==> flow/design.v <==
module storage(input pclk,input we,input pwrite,input [31:0]paddr,input [31:0]pwdata,input [3:0]pstrb,output reg [31:0]prdata);
  reg [31:0]memory[0:31];
  always @(posedge pclk) begin
    if(we) begin
      		if(pstrb==4'b0) begin
            	memory[paddr[4:0]]<=pwdata;
            end
            else begin
              if (pstrb[0]) memory[paddr[4:0]][7:0]   <= pwdata[7:0];
            	if (pstrb[1]) memory[paddr[4:0]][15:8]  <= pwdata[15:8];
           		if (pstrb[2]) memory[paddr[4:0]][23:16] <= pwdata[23:16];
            	if (pstrb[3]) memory[paddr[4:0]][31:24] <= pwdata[31:24];
            end
    end
  end
  always @(*) begin
    if(pwrite) prdata=32'b0;
    else prdata=memory[paddr[4:0]];
  end
endmodule
module apb_slave( 
    input pclk,
    input psel,
    input penable,
    input preset, 
    input [31:0]paddr,
    input pwrite,
    input [2:0]pprot,
    input [31:0]pwdata,
    input [3:0]pstrb,
    output reg [31:0]prdata,
    output reg pslverr,
    output reg pready
  );
   reg ready;
   wire [31:0]rdata;
   storage m1(pclk,psel & penable & pwrite,pwrite,paddr,pwdata,pstrb,rdata);
   always @(*) begin
     ready=1'b0;
     if(psel & penable & pwrite) begin
            ready=~pready;
          end
     else if(psel & penable & ~pwrite) begin
            ready=~pready;
          end
     else if( ~penable) begin
            ready=1'b0;
          end
     pslverr=1'b0;
   end
   always @(posedge pclk)begin
     pready<=ready;
     prdata<=rdata;
   end   
 endmodule
module apb_master(
  input pclk, 
  input preset,
  input [31:0]paddr,
  input pwrite,
  input [2:0]pprot,
  input [31:0]pwdata,
  input [3:0]pstrb,
  output  reg[31:0]prdata,
  output pslverr,
  output reg penable,
  output reg [3:0]psel,
  output reg pready
);
  wire [31:0] prdata0,prdata1,prdata2,prdata3;
  wire pslverr0,pslverr1,pslverr2,pslverr3;
  wire pready0,pready1,pready2,pready3;
  apb_slave slave0 (pclk,psel[0],penable,preset,paddr,pwrite,pprot,pwdata,pstrb,prdata0,pslverr0,pready0);
  apb_slave slave1 (pclk,psel[1],penable,preset,paddr,pwrite,pprot,pwdata,pstrb,prdata1,pslverr1,pready1);
  apb_slave slave2 (pclk,psel[2],penable,preset,paddr,pwrite,pprot,pwdata,pstrb,prdata2,pslverr2,pready2);
  apb_slave slave3 (pclk,psel[3],penable,preset,paddr,pwrite,pprot,pwdata,pstrb,prdata3,pslverr3,pready3); 
  assign pslverr=pslverr0|pslverr1|pslverr2|pslverr3;
  reg [1:0]state,nextstate;
  parameter idle=2'b0,setup=2'd1,access=2'd2;
  always@(posedge pclk)begin
      if(~preset) state<=idle;
      else state<=nextstate;
  end
  always @(*) begin
    nextstate=idle;
    penable=1'b0;
    case (state)
      idle : begin
        penable=1'b0;
        if(|paddr) nextstate=setup;
        else nextstate=idle;
      end
      setup : begin
        penable=1'b0;
        if(|paddr) nextstate=access;
        else nextstate=idle;
      end
      access:  begin
        penable=1'b1;
        if ( (paddr!=4'b0) && (pready==1'b1)) nextstate=setup;
        else if( (paddr==4'b0) && (pready==1'b1)) nextstate=idle;
        else nextstate=access;
      end
       default nextstate=idle;
    endcase
    case (paddr[31:30])
        2'b00 : begin
                psel=4'b0001;
                prdata=prdata0;
                end
        2'b01 : begin
                psel=4'b0010;
                prdata=prdata1;
                end
        2'b10 : begin
                psel=4'b0100;
                prdata=prdata2;
                end
        2'b11 : begin
                psel=4'b1000;
                prdata=prdata3;
                end
    endcase
    pready=pready0|pready1|pready2|pready3;
  end
endmodule
Tool chain data of apb_master
The steps from the RTL of apb_master to its reports follow in flow order.
Lines are those of the file above, counted from 1.
Operators carry their Yosys type and port widths (W data, S select, Z words).
A cell with - has no value.

inputs
  top = apb_master
  clock input = pclk
  library = sky130hd
  library corner = tt_025C_1v80

Elaborated design
Counts by Yosys on the flattened word-level netlist (proc, flatten, opt, wreduce; memories kept). Register bits leave out memories and registers merged into their read ports (data or address). Print and check cells are left out.
Yosys's memory passes give these memory sizes; they may raise the number of words (mostly to a power of two), join words into wider ones and drop unused or constant bits.

word-level totals
  flip-flop bits (word level) = 6
  RAM bits = 4096
  clocked read ports x word width = 128
  memories kept = 4
  bits of input ports = 74
  output and inout port bits = 39
  cells after elaboration = 148

cells by class
  equal/unequal tests = 5
  multiplexer cells = 90
  bitwise gates (word level) = 36
  reduce/logical cells = 8

memory list
  memory            depth  width  read ports  write ports  RTL line  text
  slave0.m1.memory  32     32     1           1            2         reg [31:0]memory[0:31];
  slave1.m1.memory  32     32     1           1            2
  slave2.m1.memory  32     32     1           1            2
  slave3.m1.memory  32     32     1           1            2

operators by type and width
  operator              count
  $mux W32              29
  $pmux W32 S4          1
  $mux W8               16
  $mux W1               39
  $logic_not A32 Y1     1
  $reduce_bool A32 Y1   1
  $reduce_or A32 Y1     1
  $or A1 B1 Y1          19
  $pmux W4 S4           1
  $and A1 B1 Y1         12
  $eq A2 B2 Y1 const B  3
  $pmux W2 S3           1
  $mux W2               3
  $not A1 Y1            5
  $eq A2 B1 Y1 const B  2
  $logic_not A2 Y1      2
  $logic_not A4 Y1      1
  $logic_and A1 B1 Y1   2

Depth
Longest topological path by Yosys (ltp), each cell counted once; first at word level (registers and memories cut), then after technology mapping (sequential cells cut; the memories' decode and read muxes count).

logic depth
  word-level depth = 7
  ABC_AREA = 0
  mapped depth = 8
  mapped depth without buffers = 4

Netlist
Yosys stat after the flow's synthesis: flattened, memories mapped to cells. It holds for the ABC_AREA given above (unset counts as 0); a run with the other value may have another netlist.

mapped netlist
  cells in the netlist = 8918
  chip area (Yosys) = 160640.3 um^2
  area of sequential cells = 125700.6 um^2
  flip-flop cells = 4231
  buffer cells = 571

cells by type
  cell                        count  total area (um^2)
  sky130_fd_sc_hd__edfxtp_1   4096   1.23E+05
  sky130_fd_sc_hd__mux2i_1    2048   2.05E+04
  sky130_fd_sc_hd__o22ai_1    1025   6412.4
  sky130_fd_sc_hd__dfxtp_1    135    2.7E+03
  sky130_fd_sc_hd__nor2_1     516    1.94E+03
  sky130_fd_sc_hd__nor4_1     262    1.64E+03
  sky130_fd_sc_hd__buf_2      245    1.23E+03
  sky130_fd_sc_hd__clkbuf_1   252    945.907
  sky130_fd_sc_hd__mux4_2     32     720.691
  sky130_fd_sc_hd__a21oi_1    129    645.619
  sky130_fd_sc_hd__buf_1      66     247.738
  sky130_fd_sc_hd__nand2_1    39     146.39
  sky130_fd_sc_hd__nand3_1    14     70.067
  sky130_fd_sc_hd__nand4bb_1  6      67.565
  sky130_fd_sc_hd__nor2b_1    9      56.304
  sky130_fd_sc_hd__buf_4      7      52.55
  sky130_fd_sc_hd__or4b_1     4      40.038
  sky130_fd_sc_hd__nand4b_1   4      35.034

Other cell types: 16; their cells: 29.
By module: a second synthesis without flattening, with its own total; a netlist apart from the flattened one above.

unflattened totals
  cells (unflattened synthesis) = 9127
  area (unflattened synthesis) = 162244.4 um^2

Rows give one instance, submodules left out.

modules
  module      times used  cells  area (um^2)  sequential area (um^2)
  storage     4           2228   39629.3      30749.5
  apb_slave   4           37     686.9        660.6
  apb_master  1           67     979.7        60.1

Timing after synthesis
Path of least setup slack by OpenSTA after synthesis, without wires, with an ideal clock, recovery checks aside; 20% of the period is set as input and as output delay. Where synthesis merged equal registers, the netlist keeps one of their names.

timing path after synthesis
  kind = input -> output
  start = in paddr[30]
  end = out prdata[10]
  period = 8.0 ns
  input delay = 1.600 ns
  output delay = 1.600 ns
  time at the first pin = 1.600 ns
  arrival time = 2.875 ns
  data required time = 6.400 ns
  path slack = 3.525 ns
  path delay = 1.275 ns
  driving pins on the path = 3
  buffers on the path = 2
  period reached after synthesis = 4.475 ns

"path delay" is the arrival time less input delay plus setup time.
At an output port there is no setup time.
"driving pins on the path" counts driving pins, that of a launching flip-flop among them; a cell with two outputs on the path counts twice.
"period reached after synthesis" = period - worst setup slack (recovery checks aside). The figure is calculated, with input and output delays left at 20% of the set period.
The rows between start and end are the longest chain of elaborated cells between them; the timing report does not say that the signal goes this way. Where chains are equally long, one stands for them.
Each line given opens the expression or statement behind the cell; cells for indexed reads and writes are added by Yosys, which also makes memories of some case tables.

on the way, after synthesis
  cell sequence = sky130_fd_sc_hd__clkbuf_1 -> sky130_fd_sc_hd__buf_2 -> sky130_fd_sc_hd__mux4_2
  cells in the longest elaborated chain = 2
  elaborated cells between the ends (all ways) = 5
  source lines of those cells = 1
  classes of those cells = eq/ne: 3; mux: 1; reduce/logical: 1

RTL lines, path after synthesis
  element       RTL line  text
  from (decl)   59        input [31:0]paddr,
  $eq A2 B2 Y1  106       case (paddr[31:30])
  $pmux W32 S4  106
  to (decl)     64        output  reg[31:0]prdata,

Worst path after layout
Path of least setup slack in the final report of flow run 1 (OpenROAD, finished layout, wires in). Where an end is a register, its clock arrival counts in the times.

timing path after layout
  kind = input -> output
  start = in paddr[31]
  end = out prdata[29]
  period = 7.17 ns
  input delay = 1.43 ns
  output delay = 1.43 ns
  time at the first pin = 1.43 ns
  arrival time = 4.08 ns
  data required time = 5.74 ns
  path slack = 1.66 ns
  driving pins on the path = 4
  buffers on the path = 3

The rows between start and end are the longest chain of elaborated cells between them; the timing report does not say that the signal goes this way. Where chains are equally long, one stands for them.

on the way, after layout
  cell sequence = sky130_fd_sc_hd__buf_2 -> sky130_fd_sc_hd__buf_4 -> sky130_fd_sc_hd__mux4_2 -> sky130_fd_sc_hd__clkdlybuf4s50_1
  cells in the longest elaborated chain = 2
  elaborated cells between the ends (all ways) = 5
  source lines of those cells = 1
  classes of those cells = eq/ne: 3; mux: 1; reduce/logical: 1

RTL lines, path after layout
  element       RTL line  text
  from (decl)   59        input [31:0]paddr,
  $eq A2 B2 Y1  106       case (paddr[31:30])
  $pmux W32 S4  106
  to (decl)     64        output  reg[31:0]prdata,

Top module apb_master; platform sky130hd; tools Yosys and OpenROAD; 4 stored runs in no particular order. Input and output delays are each 20% of the period that was set; the output load is 0.01 pF.
"achieved clock period (ns)" is the run's clock period less its worst setup slack. It is reckoned from that one timing run; input and output delays stay at 20% of the period that was set.
"worst setup path time (ns)" = time allowed to the worst setup path (clock period - input delay - output delay, where it has them) - its slack; a late launch clock adds to it, a late capture clock takes from it.
"finish__power__total" is the tool's figure for a default switching activity; nothing was simulated.

settings of flow run 1
{
  "CELL_PAD_IN_SITES_GLOBAL_PLACEMENT": 3,
  "CORE_ASPECT_RATIO": 0.66,
  "CORE_MARGIN": 7,
  "CORE_UTILIZATION": 24,
  "GPL_TIMING_DRIVEN": 1,
  "MAX_ROUTING_LAYER": "met4",
  "period_ns": 7.17,
  "CAP_MARGIN": 20,
  "SLEW_MARGIN": 20
}
report of flow run 1
yosys chip area after synthesis (um^2): 160640.3
finish__design__die__area: 692932.0
finish__design__instance__area__stdcell: 185155.0
finish__design__instance__utilization: 0.2783
finish__timing__setup__ws: 1.656
finish__timing__setup__tns: 0.000
finish__timing__hold__ws: 0.415
finish__power__total: 5.040e-02
achieved clock period (ns): 5.514
worst setup path time (ns): 2.65
worst setup path kind: input -> output

settings of flow run 2
{
  "CELL_PAD_IN_SITES_GLOBAL_PLACEMENT": 0,
  "CORE_UTILIZATION": 24,
  "CTS_CLUSTER_SIZE": 44,
  "GPL_ROUTABILITY_DRIVEN": 1,
  "MAX_ROUTING_LAYER": "met5",
  "PLACE_DENSITY": 0.54,
  "SETUP_SLACK_MARGIN": -0.52,
  "SLEW_MARGIN": 30,
  "TNS_END_PERCENT": 85,
  "period_ns": 8.85,
  "CAP_MARGIN": 20,
  "CORE_MARGIN": 2
}
report of flow run 2
yosys chip area after synthesis (um^2): 160640.3
finish__design__die__area: 675898.0
finish__design__instance__area__stdcell: 185992.0
finish__design__instance__utilization: 0.2788
finish__timing__setup__ws: 2.552
finish__timing__setup__tns: 0.000
finish__timing__hold__ws: 0.416
finish__power__total: 4.165e-02
achieved clock period (ns): 6.298
worst setup path time (ns): 2.76
worst setup path kind: input -> output

settings of flow run 3
{
  "CORE_UTILIZATION": 57,
  "PLACE_DENSITY": 0.6,
  "period_ns": 5.56,
  "CAP_MARGIN": 20,
  "CORE_MARGIN": 2,
  "SLEW_MARGIN": 20
}
report of flow run 3
yosys chip area after synthesis (um^2): 160640.3
finish__design__die__area: 286086.0
finish__design__instance__area__stdcell: 181662.0
finish__design__instance__utilization: 0.6491
finish__timing__setup__ws: 1.117
finish__timing__setup__tns: 0.000
finish__timing__hold__ws: 0.415
finish__power__total: 6.581e-02
achieved clock period (ns): 4.443
worst setup path time (ns): 2.22
worst setup path kind: input -> output

settings of flow run 4
{
  "CORE_UTILIZATION": 45,
  "PLACE_DENSITY": 0.6,
  "period_ns": 8.0,
  "CAP_MARGIN": 20,
  "CORE_MARGIN": 2,
  "SLEW_MARGIN": 20
}
report of flow run 4
yosys chip area after synthesis (um^2): 160640.3
finish__design__die__area: 361772.0
finish__design__instance__area__stdcell: 180322.0
finish__design__instance__utilization: 0.5070
finish__timing__setup__ws: 2.460
finish__timing__setup__tns: 0.000
finish__timing__hold__ws: 0.413
finish__power__total: 4.562e-02
achieved clock period (ns): 5.540
worst setup path time (ns): 2.34
worst setup path kind: input -> output
